==> flow/design.v <==
module id_decoder(
  instr,
  alu_op,
  imm,
  alu_a_src,
  alu_b_src,
  mem_op,
  branch_op,
  dest_src
);
  parameter INSTR_W = 32;
  parameter ALU_OP_W = (4);
  parameter WORD_W = 32;
  input [INSTR_W - 1:0] instr;
  output reg [ALU_OP_W - 1:0] alu_op;
  output reg [WORD_W - 1:0] imm;
  output reg [(2) - 1:0] alu_a_src;
  output reg [(2) - 1:0] alu_b_src;
  output reg [(4) - 1:0] mem_op;
  output reg branch_op;
  output reg [(2) - 1:0] dest_src;
  wire [6:0] opcode = (instr[6:0]);
  wire [2:0] funct3 = (instr[14:12]);
  wire [6:0] funct7 = (instr[31:25]);
  wire [16:0] opcode_rtype = 
({(instr[31:25]), (instr[14:12]), (instr[6:0])});
  wire [16:0] opcode_itype = 
({7'b0, (instr[14:12]), (instr[6:0])});
  wire [16:0] opcode_stype = 
({7'b0, (instr[14:12]), (instr[6:0])});
  wire [16:0] opcode_btype = 
({7'b0, (instr[14:12]), (instr[6:0])});
  reg [16:0] opcode_complete;
  wire [11:0] itype_imm12 = (instr[31:20]);
  wire [11:0] stype_imm12 = ({instr[31:25], instr[11:7]});
  wire [11:0] btype_imm12 = 
({instr[31], instr[7], instr[30:25], instr[11:8], 1'b0});
  always@(*) begin
    case(opcode)
      (7'b0110011): opcode_complete = opcode_rtype;
      (7'b0010011): opcode_complete = opcode_itype;
      (7'b0000011): opcode_complete = opcode_stype;
      (7'b0100011): opcode_complete = opcode_stype;
      (7'b1100011): opcode_complete = opcode_btype;
      (7'b0110111): opcode_complete = ({10'b0, (7'b0110111)});
      (7'b0010111): opcode_complete = ({10'b0, (7'b0010111)});
      (7'b1101111): opcode_complete = ({10'b0, (7'b1101111)});
      (7'b1100111): opcode_complete = ({10'b0, (7'b1100111)});
      default: opcode_complete = 0;
    endcase
  end
  always@(*) begin
    mem_op = (0);
    branch_op = 0;
    case(opcode)
      (7'b0110011): begin
        imm = {32{1'b0}};
        alu_a_src = (0);
        alu_b_src = (0);
        dest_src = (1);
      end
      (7'b0010011): begin
        imm = $signed(itype_imm12);
        alu_a_src = (0);
        alu_b_src = (1);
        dest_src = (1);
      end
      (7'b0000011): begin
        imm = $signed(itype_imm12);
        alu_a_src = (0);
        alu_b_src = (1);
        dest_src = (2);
        case(funct3)
          (3'b000): mem_op = (6);
          (3'b001): mem_op = (5);
          (3'b010): mem_op = (4);
          (3'b100): mem_op = (7);
          (3'b101): mem_op = (8);
          default: mem_op = (0);
        endcase
      end
      (7'b0100011): begin
        imm = $signed(stype_imm12);
        alu_a_src = (0);
        alu_b_src = (0);
        dest_src = (0);
        case(funct3)
          (3'b000): mem_op = (3);
          (3'b001): mem_op = (2);
          (3'b010): mem_op = (1);
          default: mem_op = (0);
        endcase
      end
      (7'b1100011): begin
        imm = $signed(btype_imm12);
        alu_a_src = (0);
        alu_b_src = (0);
        dest_src = (0);
        branch_op = 1;
      end
      (7'b0110111): begin
        imm = ({instr[31:12], 12'b0});
        alu_a_src = (2);
        alu_b_src = (1);
        dest_src = (1);
      end
      (7'b0010111): begin
        imm = ({instr[31:12], 12'b0});
        alu_a_src = (1);
        alu_b_src = (1);
        dest_src = (1);
      end
      (7'b1101111): begin
        imm = ({instr[31], instr[19:12], instr[20], instr[30:21], 
12'b0});
        alu_a_src = (2);
        alu_b_src = (3);
        dest_src = (0);
        branch_op = 1;
      end
      (7'b1100111): begin
        imm = ($signed(instr[31:20]));
        alu_a_src = (2);
        alu_b_src = (3);
        dest_src = (3);
        branch_op = 1;
      end
      default: begin
        imm = 0;
        alu_a_src = (0);
        alu_b_src = (0);
        dest_src = (0);
      end
    endcase
  end
  always@(*) begin
    case(opcode_complete)
      ({(7'b0000000), (3'b000), (7'b0110011)}), ({7'b0000000, (3'b000), (7'b0010011)}): alu_op = (0);
      ({(7'b0100000), (3'b000), (7'b0110011)}): alu_op = (6);
      ({(7'b0000000), (3'b010), (7'b0110011)}), ({7'b0000000, (3'b010), (7'b0010011)}): alu_op = (4);
      ({(7'b0000000), (3'b010), (7'b0110011)}), ({7'b0000000, (3'b011), (7'b0010011)}): alu_op = (5);
      ({(7'b0000000), (3'b100), (7'b0110011)}), ({7'b0000000, (3'b100), (7'b0010011)}): alu_op = (3);
      ({(7'b0000000), (3'b110), (7'b0110011)}), ({7'b0000000, (3'b110), (7'b0010011)}): alu_op = (2);
      ({(7'b0000000), (3'b111), (7'b0110011)}), ({7'b0000000, (3'b111), (7'b0010011)}): alu_op = (1);
      ({7'h00, (3'b000), (7'b1100011)}): alu_op = (3);
      ({7'h00, (3'b001), (7'b1100011)}): alu_op = (12);
      ({7'h00, (3'b100), (7'b1100011)}): alu_op = (10);
      ({7'h00, (3'b101), (7'b1100011)}): alu_op = (4);
      ({7'h00, (3'b110), (7'b1100011)}): alu_op = (10);
      ({7'h00, (3'b111), (7'b1100011)}): alu_op = (11);
      ({10'b0, (7'b0110111)}): alu_op = (0);
      ({10'b0, (7'b0010111)}): alu_op = (0);
      ({10'b0, (7'b1101111)}): alu_op = (0);
      ({10'b0, (7'b1100111)}): alu_op = (0);
      default: alu_op = (0);
    endcase
  end
endmodule
module alu(
  opp_a,
  opp_b,
  op,
  eval,
  zero
);
  parameter DATA_W = 32;
  localparam ALU_OP_W = (4);
  input [DATA_W - 1:0] opp_a;
  input [DATA_W - 1:0] opp_b;
  input [ALU_OP_W - 1:0] op;
  output reg [DATA_W - 1:0] eval;
  output zero;
  assign zero = (eval == 0);
  always@(*) begin
    case(op)
      (0): eval = opp_a + opp_b;
      (6): eval = opp_a - opp_b;
      (1): eval = opp_a & opp_b;
      (2): eval = opp_a | opp_b;
      (3): eval = opp_a ^ opp_b;
      (4): eval = $signed(opp_a) < $signed(opp_b);
      (5): eval = opp_a < opp_b;
      (10): eval = $signed(opp_a) >= $signed(opp_b);
      (11): eval = opp_a >= opp_b;
      (12): eval = opp_a != opp_b;
      default: eval = 0;
    endcase
  end
endmodule
module register_file(
  clk,
  aresetn,
  rd_reg_a,
  rd_reg_b,
  rd_data_a,
  rd_data_b,
  wr_en,
  wr_reg,
  wr_data
);
  parameter REG_COUNT = 32;
  parameter REG_W = 32;
  parameter REG_IDX_W = $clog2(REG_COUNT);
  input clk;
  input aresetn;
  input [REG_IDX_W - 1:0] rd_reg_a;
  input [REG_IDX_W - 1:0] rd_reg_b;
  output [REG_W - 1:0] rd_data_a;
  output [REG_W - 1:0] rd_data_b;
  input wr_en;
  input [REG_IDX_W - 1:0] wr_reg;
  input [REG_W - 1:0] wr_data;
  reg [REG_W - 1:0] registers [0:REG_COUNT - 1];
  integer i;
  always@(posedge clk) begin
    if(aresetn == 0) begin
      for(i = 0; i < REG_COUNT; i = i + 1) begin
        registers[i] <= 0;
      end
    end else if(wr_en == 1 && wr_reg != 0) begin
      registers[wr_reg] <= wr_data;
    end
  end
  assign rd_data_a = registers[rd_reg_a];
  assign rd_data_b = registers[rd_reg_b];
endmodule
module fe(
  clk,
  clr,
  stall,
  i_branch,
  i_branch_addr,
  o_pc,
  o_instr_req
);
  input clk;
  input clr;
  input stall;
  input i_branch;
  input [32 - 1:0] i_branch_addr;
  output [32 -1:0] o_pc;
  output o_instr_req;
  reg [32 - 1:0] r_pc;
  always@(posedge clk) begin
    if(clr == 1) begin
      r_pc <= 0;
    end else if(stall == 0) begin
      if (i_branch == 1) begin
        r_pc <= i_branch_addr + 32 / 8;
      end else begin
        r_pc <= r_pc + 32 / 8;
      end
    end
  end
  assign o_pc = i_branch ? i_branch_addr : r_pc;
  assign o_instr_req = ~clr;
endmodule
module id(
  clk,
  clr,
  stall,
  rf_reset,
  i_pc,
  i_instr,
  i_ex_alu_eval,
  i_ex_dest_reg,
  i_ex_dest_src,
  i_me_dest_reg,
  i_me_dest_src,
  i_me_dest_data,
  i_wb_dest_en,
  i_wb_dest_reg,
  i_wb_dest_data,
  o_pc,
  o_instr,
  o_alu_op,
  o_alu_data_a,
  o_alu_data_b,
  o_imm,
  o_mem_op,
  o_dest_src,
  o_dest_reg,
  o_branch_op,
  o_mem_hazard
);
  input clk;
  input clr;
  input stall;
  input rf_reset;
  input [32 - 1:0] i_pc;
  input [32 - 1:0] i_instr;
  wire [32 - 1:0] s_instr;
  input [$clog2(32) - 1:0] i_ex_dest_reg;
  input [(2) - 1:0] i_ex_dest_src;
  input [32 - 1:0] i_ex_alu_eval;
  input [$clog2(32) - 1:0] i_me_dest_reg;
  input [(2) - 1:0] i_me_dest_src;
  input [32 - 1:0] i_me_dest_data;
  input i_wb_dest_en;
  input [$clog2(32) - 1:0] i_wb_dest_reg;
  input [32 - 1:0] i_wb_dest_data;
  output [32 - 1:0] o_pc;
  output [32 - 1:0] o_instr;
  reg [32 - 1:0] r_pc;
  reg [32 - 1:0] r_instr;
  output [(4) - 1:0] o_alu_op;
  output reg[32 - 1:0] o_alu_data_a;
  output reg[32 - 1:0] o_alu_data_b;
  output [32 - 1:0] o_imm;
  output [(4) - 1:0] o_mem_op;
  output o_branch_op;
  output [(2) - 1:0] o_dest_src;
  output [$clog2(32) - 1:0] o_dest_reg;
  assign o_dest_reg = (s_instr[11:7]);
  output o_mem_hazard;
  wire [(2) - 1:0] s_alu_src_a;
  wire [(2) - 1:0] s_alu_src_b;
  wire [(4) - 1:0] s_mem_op;
  wire [(2) - 1:0] s_dest_src;
  wire s_branch_op;
  wire [$clog2(32) - 1:0] s_reg_a = (s_instr[19:15]);
  wire [32 - 1:0] s_reg_data_a;
  wire [$clog2(32) - 1:0] s_reg_b = (s_instr[24:20]);
  wire [32 - 1:0] s_reg_data_b;
  reg s_mem_hazard_reg_a;
  reg s_mem_hazard_reg_b;
  reg [32 - 1:0] r_temp_pc;
  reg [32 - 1:0] r_temp_instr;
  reg r_temp_valid;
  always@(posedge clk) begin
    if(clr == 1) begin
      r_pc <= 0;
      r_instr <= 0;
      r_temp_valid <= 0;
    end else begin
      if(r_temp_valid == 0) begin
        r_pc <= i_pc;
        r_instr <= i_instr;
      end
      if(stall == 1) begin
        r_temp_pc <= r_pc;
        r_temp_instr <= r_instr;
      end
      r_temp_valid <= stall;
    end
  end
  assign o_pc = r_temp_valid ? r_temp_pc : r_pc;
  assign o_instr = r_temp_valid ? r_temp_instr : r_instr;
  assign s_instr = o_instr;
  assign o_mem_hazard = s_mem_hazard_reg_a | s_mem_hazard_reg_b;
  assign o_mem_op = stall ? (0) : s_mem_op;
  assign o_dest_src = stall ? (0) : s_dest_src;
  assign o_branch_op = ~stall & s_branch_op;
  id_decoder dec(
    .instr(s_instr),
    .alu_op(o_alu_op),
    .imm(o_imm),
    .mem_op(s_mem_op),
    .alu_a_src(s_alu_src_a),
    .alu_b_src(s_alu_src_b),
    .dest_src(s_dest_src),
    .branch_op(s_branch_op)
  );
  register_file rf(
    .clk(clk),
    .aresetn(rf_reset),
    .rd_reg_a(s_reg_a),
    .rd_reg_b(s_reg_b),
    .rd_data_a(s_reg_data_a),
    .rd_data_b(s_reg_data_b),
    .wr_en(i_wb_dest_en),
    .wr_reg(i_wb_dest_reg),
    .wr_data(i_wb_dest_data)
  );
  function [32 - 1:0] fwd_alu_data;
    input [$clog2(32) - 1:0] reg_num;
    input [32 - 1:0] reg_data;
  begin
    if(reg_num != 0 && reg_num == i_ex_dest_reg &&
      i_ex_dest_src == (1)) begin
      fwd_alu_data = i_ex_alu_eval;
    end else if(reg_num != 0 && reg_num == i_me_dest_reg &&
      i_me_dest_src != (0)) begin
      fwd_alu_data = i_me_dest_data;
    end else if(reg_num != 0 && reg_num == i_wb_dest_reg &&
      i_wb_dest_en == 1) begin
      fwd_alu_data = i_wb_dest_data;
    end else begin
      fwd_alu_data = reg_data;
    end
  end
  endfunction
  function mem_hazard_stall;
    input [$clog2(32) - 1:0] reg_num;
  begin
    if(reg_num != 0 && reg_num == i_ex_dest_reg &&
      i_ex_dest_src == (2)) begin
      mem_hazard_stall = 1;
    end else begin
      mem_hazard_stall = 0;
    end
  end
  endfunction
  always@(*) begin
    s_mem_hazard_reg_a = 0;
    case(s_alu_src_a)
      (0): begin
        o_alu_data_a = fwd_alu_data(s_reg_a, s_reg_data_a);
        s_mem_hazard_reg_a = mem_hazard_stall(s_reg_a);
      end
      (1): o_alu_data_a = r_pc;
      (2): o_alu_data_a = 0;
      default: o_alu_data_a = 0;
    endcase
    s_mem_hazard_reg_b = 0;
    case(s_alu_src_b)
      (0): begin
        o_alu_data_b = fwd_alu_data(s_reg_b, s_reg_data_b);
        s_mem_hazard_reg_b = mem_hazard_stall(s_reg_b);
      end
      (1): o_alu_data_b = o_imm;
      (2): o_alu_data_b = 32 / 8;
      (3): o_alu_data_b = 0;
      default: o_alu_data_b = 0;
    endcase
  end
endmodule
module ex(
  clk,
  clr,
  stall,
  i_pc,
  i_instr,
  i_alu_op,
  i_alu_data_a,
  i_alu_data_b,
  i_imm,
  i_mem_op,
  i_dest_src,
  i_dest_reg,
  i_branch_op,
  o_pc,
  o_instr,
  o_dest_src,
  o_dest_reg,
  o_alu_eval,
  o_mem_op,
  o_mem_req_addr,
  o_mem_req_wr_data,
  o_mem_req_wr_en,
  o_mem_req_count,
  o_branch,
  o_branch_addr
);
  input clk;
  input clr;
  input stall;
  input [32 - 1:0] i_pc;
  input [32 - 1:0] i_instr;
  input [(4) - 1:0] i_alu_op;
  input [32 - 1:0] i_alu_data_a;
  input [32 - 1:0] i_alu_data_b;
  input [32 - 1:0] i_imm;
  input [(4) - 1:0] i_mem_op;
  input [(2) - 1:0] i_dest_src;
  input [$clog2(32) - 1:0] i_dest_reg;
  input i_branch_op;
  reg [32 - 1:0] r_pc;
  reg [32 - 1:0] r_instr;
  reg [(4) - 1:0] r_alu_op;
  reg [32 - 1:0] r_alu_data_a;
  reg [32 - 1:0] r_alu_data_b;
  reg [32 - 1:0] r_imm;
  reg [(4) - 1:0] r_mem_op;
  reg [(2) - 1:0] r_dest_src;
  reg [$clog2(32) - 1:0] r_dest_reg;
  reg r_branch_op;
  wire [32 - 1:0] s_alu_eval;
  wire s_alu_zero;
  output [32 - 1:0] o_pc;
  output [32 - 1:0] o_instr;
  output [(2) - 1:0] o_dest_src;
  output [$clog2(32) - 1:0] o_dest_reg;
  output [32 - 1:0] o_alu_eval;
  output [(4) - 1:0] o_mem_op;
  output [32 - 1:0] o_mem_req_addr;
  output [32 - 1:0] o_mem_req_wr_data;
  output reg o_mem_req_wr_en;
  output reg [(2) - 1:0] o_mem_req_count;
  output o_branch;
  output [32 - 1:0] o_branch_addr;
  assign o_pc = r_pc;
  assign o_instr = r_instr;
  assign o_dest_src = r_dest_src;
  assign o_dest_reg = r_dest_reg;
  assign o_alu_eval = s_alu_eval;
  assign o_mem_op = r_mem_op;
  assign o_branch = s_alu_zero & r_branch_op;
  assign o_branch_addr = r_pc + r_imm;
  always@(posedge clk) begin
    if(clr == 1) begin
      r_pc <= 0;
      r_instr <= 0;
      r_alu_op <= (0);
      r_alu_data_a <= 0;
      r_alu_data_b <= 0;
      r_imm <= 0;
      r_mem_op <= (0);
      r_dest_src <= (0);
      r_dest_reg <= 0;
      r_branch_op <= 0;
    end else if(stall == 0) begin
      r_pc <= i_pc;
      r_instr <= i_instr;
      r_alu_op <= i_alu_op;
      r_mem_op <= i_mem_op;
      r_alu_data_a <= i_alu_data_a;
      r_alu_data_b <= i_alu_data_b;
      r_imm <= i_imm;
      r_dest_src <= i_dest_src;
      r_dest_reg <= i_dest_reg;
      r_branch_op <= i_branch_op;
    end
  end
  alu comp(
    .opp_a(r_alu_data_a),
    .opp_b(r_alu_data_b),
    .op(r_alu_op),
    .eval(s_alu_eval),
    .zero(s_alu_zero)
  );
  assign o_mem_req_addr = r_imm + r_alu_data_a;
  assign o_mem_req_wr_data = r_alu_data_b;
  always@(*) begin
    case(r_mem_op)
      (1): begin
        o_mem_req_count = (3);
        o_mem_req_wr_en = 1;
      end
      (2): begin
        o_mem_req_count = (2);
        o_mem_req_wr_en = 1;
      end
      (3): begin
        o_mem_req_count = (1);
        o_mem_req_wr_en = 1;
      end
      (4): begin
        o_mem_req_count = (3);
        o_mem_req_wr_en = 0;
      end
      (5): begin
        o_mem_req_count = (2);
        o_mem_req_wr_en = 0;
      end
      (6): begin
        o_mem_req_count = (1);
        o_mem_req_wr_en = 0;
      end
      (8): begin
        o_mem_req_count = (2);
        o_mem_req_wr_en = 0;
      end
      (7): begin
        o_mem_req_count = (1);
        o_mem_req_wr_en = 0;
      end
      default: begin
        o_mem_req_count = (0);
        o_mem_req_wr_en = 0;
      end
    endcase
  end
endmodule
module me(
  clk,
  clr,
  stall,
  i_pc,
  i_instr,
  i_dest_src,
  i_dest_reg,
  i_alu_eval,
  i_mem_read,
  i_mem_op,
  o_pc,
  o_instr,
  o_dest_src,
  o_dest_reg,
  o_dest_data
);
  input clk;
  input clr;
  input stall;
  input [32 - 1:0] i_pc;
  input [32 - 1:0] i_instr;
  input [(2) - 1:0] i_dest_src;
  input [$clog2(32) - 1:0] i_dest_reg;
  input [32 - 1:0] i_alu_eval;
  input [32 - 1:0] i_mem_read;
  input [(4) -1:0] i_mem_op;
  reg [32 - 1:0] r_pc;
  reg [32 - 1:0] r_instr;
  reg [(2) - 1:0] r_dest_src;
  reg [$clog2(32) - 1:0] r_dest_reg;
  reg [32 - 1:0] r_alu_eval;
  reg [32 - 1:0] r_mem_read;
  reg [32 - 1:0] s_final_mem_read;
  output [32 - 1:0] o_pc;
  output [32 - 1:0] o_instr;
  output [(2) - 1:0] o_dest_src;
  output [$clog2(32) - 1:0] o_dest_reg;
  output reg [32 - 1:0] o_dest_data;
  assign o_pc = r_pc;
  assign o_instr = r_instr;
  assign o_dest_src = r_dest_src;
  assign o_dest_reg = r_dest_reg;
  always@(posedge clk) begin
    if(clr == 1) begin
      r_pc <= 0;
      r_instr <= 0;
      r_dest_src <= 0;
      r_dest_reg <= 0;
      r_alu_eval <= 0;
      r_mem_read <= 0;
    end else if(stall == 0) begin
      r_pc <= i_pc;
      r_instr <= i_instr;
      r_dest_src <= i_dest_src;
      r_dest_reg <= i_dest_reg;
      r_alu_eval <= i_alu_eval;
      r_mem_read <= i_mem_read;
    end
  end
  always@(*) begin
    if(i_mem_op == (7) || i_mem_op == (8)) begin
      s_final_mem_read = i_mem_read;
    end else begin
      s_final_mem_read = $signed(i_mem_read);
    end
    case(r_dest_src)
      (0): o_dest_data = 0;
      (1): o_dest_data = r_alu_eval;
      (2): o_dest_data = s_final_mem_read;
      (3): o_dest_data = r_pc + 32 / 8;
      default: o_dest_data = 0;
    endcase
  end
endmodule
module wb(
  clk,
  clr,
  i_pc,
  i_instr,
  i_dest_src,
  i_dest_reg,
  i_dest_data,
  o_pc,
  o_instr,
  o_dest_en,
  o_dest_reg,
  o_dest_data
);
  input clk;
  input clr;
  input [32 - 1:0] i_pc;
  input [32 - 1:0] i_instr;
  input [(2) - 1:0] i_dest_src;
  input [$clog2(32) - 1:0] i_dest_reg;
  input [32 - 1:0] i_dest_data;
  reg [32 - 1:0] r_pc;
  reg [32 - 1:0] r_instr;
  reg [(2) - 1:0] r_dest_src;
  reg [$clog2(32) - 1:0] r_dest_reg;
  reg [32 - 1:0] r_dest_data;
  output [32 - 1:0] o_pc;
  output [32 - 1:0] o_instr;
  output o_dest_en;
  output [$clog2(32) - 1:0] o_dest_reg;
  output [32 - 1:0] o_dest_data;
  assign o_pc = r_pc;
  assign o_instr = r_instr;
  assign o_dest_en = r_dest_src != (0);
  assign o_dest_reg = r_dest_reg;
  assign o_dest_data = r_dest_data;
  always@(posedge clk) begin
    if(clr == 1) begin
      r_pc <= 0;
      r_instr <= 0;
      r_dest_src <= (0);
      r_dest_reg <= 0;
      r_dest_data <= 0;
    end else begin
      r_pc <= i_pc;
      r_instr <= i_instr;
      r_dest_src <= i_dest_src;
      r_dest_reg <= i_dest_reg;
      r_dest_data <= i_dest_data;
    end
  end
endmodule
module pipeline(
  clk,
  resetn,
  o_instr_req_addr,
  o_instr_req_en,
  i_instr_res_data,
  o_mem_req_addr,
  o_mem_req_wr_data,
  o_mem_req_wr_en,
  o_mem_req_count,
  i_mem_res_rd_data,
  i_mem_res_code
);
  input clk;
  input resetn;
  output [32 - 1:0] o_instr_req_addr;
  output o_instr_req_en;
  input [32 - 1:0] i_instr_res_data;
  output [32 - 1:0] o_mem_req_addr;
  output [32 - 1:0] o_mem_req_wr_data;
  output o_mem_req_wr_en;
  output [(2) - 1:0] o_mem_req_count;
  input [32 - 1:0] i_mem_res_rd_data;
  input [(3) - 1:0] i_mem_res_code;
  wire fe_clr;
  wire fe_stall;
  wire fe_branch;
  wire [32 - 1:0] fe_branch_addr;
  wire [32 - 1:0] fe_pc;
  wire id_clr;
  wire id_stall;
  wire [32 - 1:0] id_pc;
  wire [32 - 1:0] id_instr;
  wire [(4) - 1:0] id_alu_op;
  wire [32 - 1:0] id_alu_data_a;
  wire [32 - 1:0] id_alu_data_b;
  wire [32 - 1:0] id_imm;
  wire [(4) - 1:0] id_mem_op;
  wire [(2) - 1:0] id_dest_src;
  wire [$clog2(32) - 1:0] id_dest_reg;
  wire id_branch_op;
  wire id_mem_hazard;
  wire ex_clr;
  wire ex_stall;
  wire [32 - 1:0] ex_pc;
  wire [32 - 1:0] ex_instr;
  wire [32 - 1:0] ex_alu_eval;
  wire [(2) - 1:0] ex_dest_src;
  wire [$clog2(32) - 1:0] ex_dest_reg;
  wire [(4) - 1:0] ex_mem_op;
  wire me_clr;
  wire me_stall;
  wire [32 - 1:0] me_pc;
  wire [32 - 1:0] me_instr;
  wire [(2) - 1:0] me_dest_src;
  wire [$clog2(32) - 1:0] me_dest_reg;
  wire [32 - 1:0] me_dest_data;
  wire wb_clr;
  wire wb_stall;
  wire wb_dest_en;
  wire [$clog2(32) - 1:0] wb_dest_reg;
  wire [32 - 1:0] wb_dest_data;
  assign fe_clr = ~resetn;
  assign id_clr = ~resetn | fe_branch;
  assign ex_clr = ~resetn | fe_branch;
  assign me_clr = ~resetn;
  assign wb_clr = ~resetn;
  assign fe_stall = id_mem_hazard;
  assign id_stall = id_mem_hazard;
  assign ex_stall = 0;
  assign me_stall = 0;
  assign wb_stall = 0;
  assign o_instr_req_addr = fe_pc;
  fe p0(
    .clk(clk),
    .clr(fe_clr),
    .stall(fe_stall),
    .i_branch(fe_branch),
    .i_branch_addr(fe_branch_addr),
    .o_pc(fe_pc),
    .o_instr_req(o_instr_req_en)
  );
  reg [32 - 1:0] fe_pc_delay;
  always@(posedge clk) begin
    fe_pc_delay <= fe_pc;
  end
  id p1(
    .clk(clk),
    .clr(id_clr),
    .stall(id_stall),
    .rf_reset(resetn),
    .i_pc(fe_pc_delay),
    .i_instr(i_instr_res_data),
    .i_ex_dest_reg(ex_dest_reg),
    .i_ex_dest_src(ex_dest_src),
    .i_ex_alu_eval(ex_alu_eval),
    .i_me_dest_reg(me_dest_reg),
    .i_me_dest_src(me_dest_src),
    .i_me_dest_data(me_dest_data),
    .i_wb_dest_en(wb_dest_en),
    .i_wb_dest_reg(wb_dest_reg),
    .i_wb_dest_data(wb_dest_data),
    .o_pc(id_pc),
    .o_instr(id_instr),
    .o_alu_op(id_alu_op),
    .o_alu_data_a(id_alu_data_a),
    .o_alu_data_b(id_alu_data_b),
    .o_imm(id_imm),
    .o_mem_op(id_mem_op),
    .o_dest_src(id_dest_src),
    .o_dest_reg(id_dest_reg),
    .o_branch_op(id_branch_op),
    .o_mem_hazard(id_mem_hazard)
  );
  ex p2(
    .clk(clk),
    .clr(ex_clr),
    .stall(ex_stall),
    .i_pc(id_pc),
    .i_instr(id_instr),
    .i_alu_op(id_alu_op),
    .i_alu_data_a(id_alu_data_a),
    .i_alu_data_b(id_alu_data_b),
    .i_imm(id_imm),
    .i_mem_op(id_mem_op),
    .i_dest_src(id_dest_src),
    .i_dest_reg(id_dest_reg),
    .i_branch_op(id_branch_op),
    .o_pc(ex_pc),
    .o_instr(ex_instr),
    .o_dest_src(ex_dest_src),
    .o_dest_reg(ex_dest_reg),
    .o_alu_eval(ex_alu_eval),
    .o_mem_op(ex_mem_op),
    .o_mem_req_addr(o_mem_req_addr),
    .o_mem_req_wr_data(o_mem_req_wr_data),
    .o_mem_req_wr_en(o_mem_req_wr_en),
    .o_mem_req_count(o_mem_req_count),
    .o_branch(fe_branch),
    .o_branch_addr(fe_branch_addr)
  );
  me p3(
    .clk(clk),
    .clr(me_clr),
    .stall(me_stall),
    .i_pc(ex_pc),
    .i_instr(ex_instr),
    .i_dest_src(ex_dest_src),
    .i_dest_reg(ex_dest_reg),
    .i_alu_eval(ex_alu_eval),
    .i_mem_read(i_mem_res_rd_data),
    .i_mem_op(ex_mem_op),
    .o_pc(me_pc),
    .o_instr(me_instr),
    .o_dest_src(me_dest_src),
    .o_dest_reg(me_dest_reg),
    .o_dest_data(me_dest_data)
  );
  wb p4(
    .clk(clk),
    .clr(wb_clr),
    .i_pc(me_pc),
    .i_instr(me_instr),
    .i_dest_src(me_dest_src),
    .i_dest_reg(me_dest_reg),
    .i_dest_data(me_dest_data),
    .o_dest_en(wb_dest_en),
    .o_dest_reg(wb_dest_reg),
    .o_dest_data(wb_dest_data)
  );
endmodule
From RTL to reports: pipeline
Tool output for the design above, in the order of the flow.
Lines are those of the file above, counted from 1.
Operators carry their Yosys type and port widths (W data, S select, Z words).
Cell names lack the library's common part.
The mark n/a stands for no value.

inputs
  design top = pipeline
  clock input = clk
  standard-cell library = sky130hd
  library corner = tt_025C_1v80

Elaborated design
Yosys after proc, flatten, opt, wreduce and memory -nomap, before mapping. Print and check cells are not counted.
Memory sizes are those after Yosys's memory passes, which may raise the word count (mostly to a power of two), join words into wider ones and drop unused or constant bits.

storage and ports
  register bits after elaboration = 443
  memory bits (writable) = 1024
  memory bits (read-only) = 48
  memories = 2
  input port bits = 69
  output and inout port bits = 100
  cells after elaboration = 177

memories
  name             words  bits a word  line  source
  p1.rf.registers  32     32           213   reg [REG_W - 1:0] registers [0:REG_COUNT - 1];
  (no name shown)  16     3            535   case(r_mem_op)

operators by class
  add/subtract/negate cells = 7
  order comparisons = 4
  equality and inequality tests = 54
  muxes and demuxes = 36
  bitwise gates (word level) = 10
  reduce/logical cells = 42

operators with widths
  operator                 number
  $mux W32                 12
  $pmux W32 S10            1
  $pmux W32 S4             2
  $eq A17 B10 Y1 const B   10
  $pmux W32 S5             1
  $pmux W17 S6             1
  $add A32 B3 Y32 const B  3
  $add A32 B32 Y32         3
  $ge A32 B32 Y1           2
  $lt A32 B32 Y1           2
  $pmux W32 S2             1
  $eq A17 B9 Y1 const B    3
  $pmux W4 S9              1
  $sub A32 B32 Y32         1
  $ne A32 B32 Y1           1
  $and A32 B32 Y32         1
  $or A32 B32 Y32          1
  $xor A32 B32 Y32         1
  $logic_not A32 Y1        1
  $eq A5 B5 Y1             6
  $eq A7 B6 Y1 const B     3
  $eq A7 B7 Y1 const B     3
  $pmux W4 S5              1
  $reduce_or A3 Y1         6
  $eq A17 B16 Y1 const B   1
  $eq A17 B7 Y1 const B    1
  $eq A17 B8 Y1 const B    1
  $logic_and A1 B1 Y1      15

Other operator kinds: 29; their cells: 68.

Depth
Yosys ltp: most cells in a row. Word level: on the elaborated netlist, between registers, memories and ports. Mapped: between sequential cells and ports; inverters and the memories' decode and read muxes count.

depth
  word-level depth = 10
  ABC_AREA = 0
  mapped depth = 30
  gate-level depth less buffers = 26

Netlist
The flow's flattened synthesis, as Yosys stat reports it; memories are mapped. The netlist is that of the ABC_AREA named above (0 if unset); the other value can give another one.
The area totals of this step are shown rounded.

cell types
  type      number  total area (sq um)
  edfxtp_1  1088    3.27E+04
  dfxtp_1   388     7767.45
  and2_1    1072    6.71E+03
  mux4_2    256     5765.53
  nand2_1   1515    5.69E+03
  nand3_1   832     4.16E+03
  clkbuf_1  639     2398.55
  ha_1      162     2.03E+03
  nor2_1    497     1.87E+03
  a311oi_1  168     1.47E+03
  mux2i_1   144     1.44E+03
  a21oi_1   222     1.11E+03
  o21ai_0   216     1.08E+03
  xnor2_1   86      753.222
  o211ai_1  79      593.069
  and3_1    92      575.552
  a22oi_1   69      517.997
  inv_1     138     517.997

Other cell types: 82; their cells: 879.

synthesis totals
  cell count = 8542
  cell area after synthesis = 83670 sq um
  sequential part of the area = 40440 sq um
  flip-flops = 1476
  buffers = 729

By module: a second synthesis without flattening, with its own total; a netlist apart from the flattened one above.

second synthesis, totals
  cells (unflattened synthesis) = 8748
  area total of the unflattened synthesis = 91860 sq um

Each row is one instance without its submodules.

by module
  module         times used  cells  area (sq um)  sequential area (sq um)
  register_file  1           4609   55690         30750
  ex             1           1050   9597          3583
  id             1           929    8848          3223
  alu            1           958    6242          0.0
  me             1           501    4658          2062
  wb             1           218    2814          2062
  fe             1           311    2430          640.6
  id_decoder     1           137    922.1         0.0
  pipeline       1           35     654.4         640.6

Worst setup path after synthesis
Path of least setup slack by OpenSTA after synthesis, without wires, with an ideal clock, recovery checks aside; 20% of the period is set as input and as output delay. Where synthesis merged equal registers, the netlist keeps one of their names.

path after synthesis
  path kind = reg2reg
  from = register p2.r_alu_data_b[1]
  to = register p1.r_temp_instr[0]
  period = 10500 ps
  setup time = 487 ps
  time at the first pin = 0 ps
  arrival time = 6320 ps
  required time = 10013 ps
  setup slack = 3693 ps
  delay of the path = 6807 ps
  driving pins on the path = 19
  path buffers = 3
  synthesis period reached = 6807 ps

"delay of the path" is the arrival time less input delay plus setup time.
"driving pins on the path": output pins that drive a net of the path, with the launching flip-flop's if there is one; two outputs of one cell count as two.
"synthesis period reached" = period - worst setup slack (recovery checks aside). The figure is calculated, with input and output delays left at 20% of the set period.
The rows between start and end are the longest chain of elaborated cells between them; the timing report does not say that the signal goes this way. Where chains are equally long, one stands for them.
Each line given opens the expression or statement behind the cell; cells for indexed reads and writes are added by Yosys, which also makes memories of some case tables.

on the way, after synthesis
  cells stage by stage = dfxtp_1 > inv_1 > ha_1 > a211oi_1 > or3_1 > a211oi_1 > or3_1 > a21boi_1 > nor3_1 > nor3_1 > o22ai_1 > and3_1 > and4_1 > buf_2 > nand3_1 > nand2_1 > clkbuf_1 > clkbuf_1 > nor2_1
  cells in the longest elaborated chain = 7
  elaborated cells on any way between the ends = 16
  classes of those cells = add/sub (2); compare (4); eq/ne (1); mux (1); logic (6); reduce/logical (2)

RTL lines, path after synthesis
  what                line  source
  start: declaration  472   reg [32 - 1:0] r_alu_data_b;
  start: assignment   506   r_alu_data_b <= 0;
  start: assignment   518   r_alu_data_b <= i_alu_data_b;
  $ge A32 B32 Y1      184
  $pmux W32 S10       175   case(op)
  $logic_not A32 Y1   173
  $and A1 B1 Y1       498   assign o_branch = s_alu_zero & r_branch_op;
  $or A1 B1 Y1        765   assign id_clr = ~resetn | fe_branch;
  $not A1 Y1          n/a
  $reduce_and A2 Y1   n/a
  end: assignment     342   r_temp_instr <= r_instr;
  end: declaration    328   reg [32 - 1:0] r_temp_instr;

Timing after layout
Path of least setup slack in the final report of entry A (OpenROAD, finished layout, wires in). Where an end is a register, its clock arrival counts in the times.
The path's times are printed in steps of 10 ps; the period is the one set.

path after layout
  path kind = reg2out
  from = register p2.r_alu_data_a[9]
  to = output o_instr_req_addr[28]
  period = 10500 ps
  output delay = 2100 ps
  time at the first pin = 850 ps
  arrival time = 7800 ps
  required time = 8400 ps
  setup slack = 600 ps
  driving pins on the path = 18
  path buffers = 2

The rows between start and end are the longest chain of elaborated cells between them; the timing report does not say that the signal goes this way. Where chains are equally long, one stands for them.

on the way, after layout
  cells stage by stage = dfxtp_1 > inv_1 > ha_1 > inv_1 > o31ai_1 > a211oi_1 > a21o_1 > a21boi_1 > a21boi_0 > o21bai_1 > a32oi_1 > and3_1 > nand4_2 > nor3_4 > buf_12 > mux2i_1 > inv_1 > clkdlybuf4s50_1
  cells in the longest elaborated chain = 5
  elaborated cells on any way between the ends = 14
  source lines of those cells = 14
  classes of those cells = add/sub (2); compare (4); eq/ne (1); mux (2); logic (4); reduce/logical (1)

RTL lines, path after layout
  what                line  source
  start: declaration  471   reg [32 - 1:0] r_alu_data_a;
  start: assignment   505   r_alu_data_a <= 0;
  start: assignment   517   r_alu_data_a <= i_alu_data_a;
  $ge A32 B32 Y1      184
  $pmux W32 S10       175   case(op)
  $logic_not A32 Y1   173
  $and A1 B1 Y1       498   assign o_branch = s_alu_zero & r_branch_op;
  $mux W32            255   assign o_pc = i_branch ? i_branch_addr : r_pc;
  end: declaration    717   output [32 - 1:0] o_instr_req_addr;

Ticket comment

5 stored runs of pipeline in the flow (synthesis by Yosys, layout by OpenROAD, sky130hd cells), in arbitrary order. Constraints: input delay and output delay 20% of the set period each, output load 0.01 pF.
"worst path time": the worst setup path's part of the clock period (all of it between registers, 20% less for each end at a port) less its slack. A launch clock that arrives late makes it longer, a capture clock that arrives late makes it shorter.
By "total power after layout" is meant OpenSTA's value without simulated activity: inputs other than the clock are taken to toggle once in ten clock periods, and the tool carries that through the logic.
"worst path time" is known to 10 ps.
Values from the reports are rounded here.
Settings: n/a = not set for that run.
A result given as n/a is not shown for that run.

name                                                       entry A  entry B  entry C  entry D  entry E
CTS_CLUSTER_SIZE                                           75       12       n/a      10       n/a
PLACE_DENSITY                                              0.63     0.54     n/a      n/a      n/a
period_ns                                                  10.5     6.76     9.79     11.5     9.79
CAP_MARGIN                                                 20       20       20       5        20
CORE_MARGIN                                                2        2        2        10       2
CORE_UTILIZATION                                           40       26       40       49       31
SLEW_MARGIN                                                20       15       20       20       20
CELL_PAD_IN_SITES_GLOBAL_PLACEMENT                         n/a      1        n/a      1        n/a
CORE_ASPECT_RATIO                                          n/a      1.07     n/a      1.1      n/a
MAX_ROUTING_LAYER                                          n/a      met5     n/a      met4     n/a
SETUP_SLACK_MARGIN                                         n/a      0.37     0.04     n/a      n/a
ABC_AREA                                                   n/a      n/a      n/a      0        n/a
CELL_PAD_IN_SITES_DETAIL_PLACEMENT                         n/a      n/a      n/a      2        n/a
CTS_CLUSTER_DIAMETER                                       n/a      n/a      n/a      110      n/a
GPL_ROUTABILITY_DRIVEN                                     n/a      n/a      n/a      1        n/a
HOLD_SLACK_MARGIN                                          n/a      n/a      n/a      -0.1     n/a
MIN_ROUTING_LAYER                                          n/a      n/a      n/a      met2     n/a
worst slack on setup checks (ps)                           600      -299     372      n/a      427
overall die area (sq um)                                   212800   326400   212800   n/a      274100
total power after layout (mW)                              14.22    23.41    15.35    n/a      15.37
area of the standard cells in the finished layout (sq um)  93490    100300   93720    n/a      94720
worst-case hold slack (ps)                                 454      436      456      n/a      423
worst path time (ps)                                       7800     5710     7460     n/a      7400
worst setup path kind                                      reg2out  reg2out  reg2out  n/a      reg2out
synthesized cell area (sq um)                              83670    83670    83670    n/a      83670
sum of negative setup slack (ps)                           0        -5701    0        n/a      0

Entry D: did not finish, routing stopped with GRT-0116
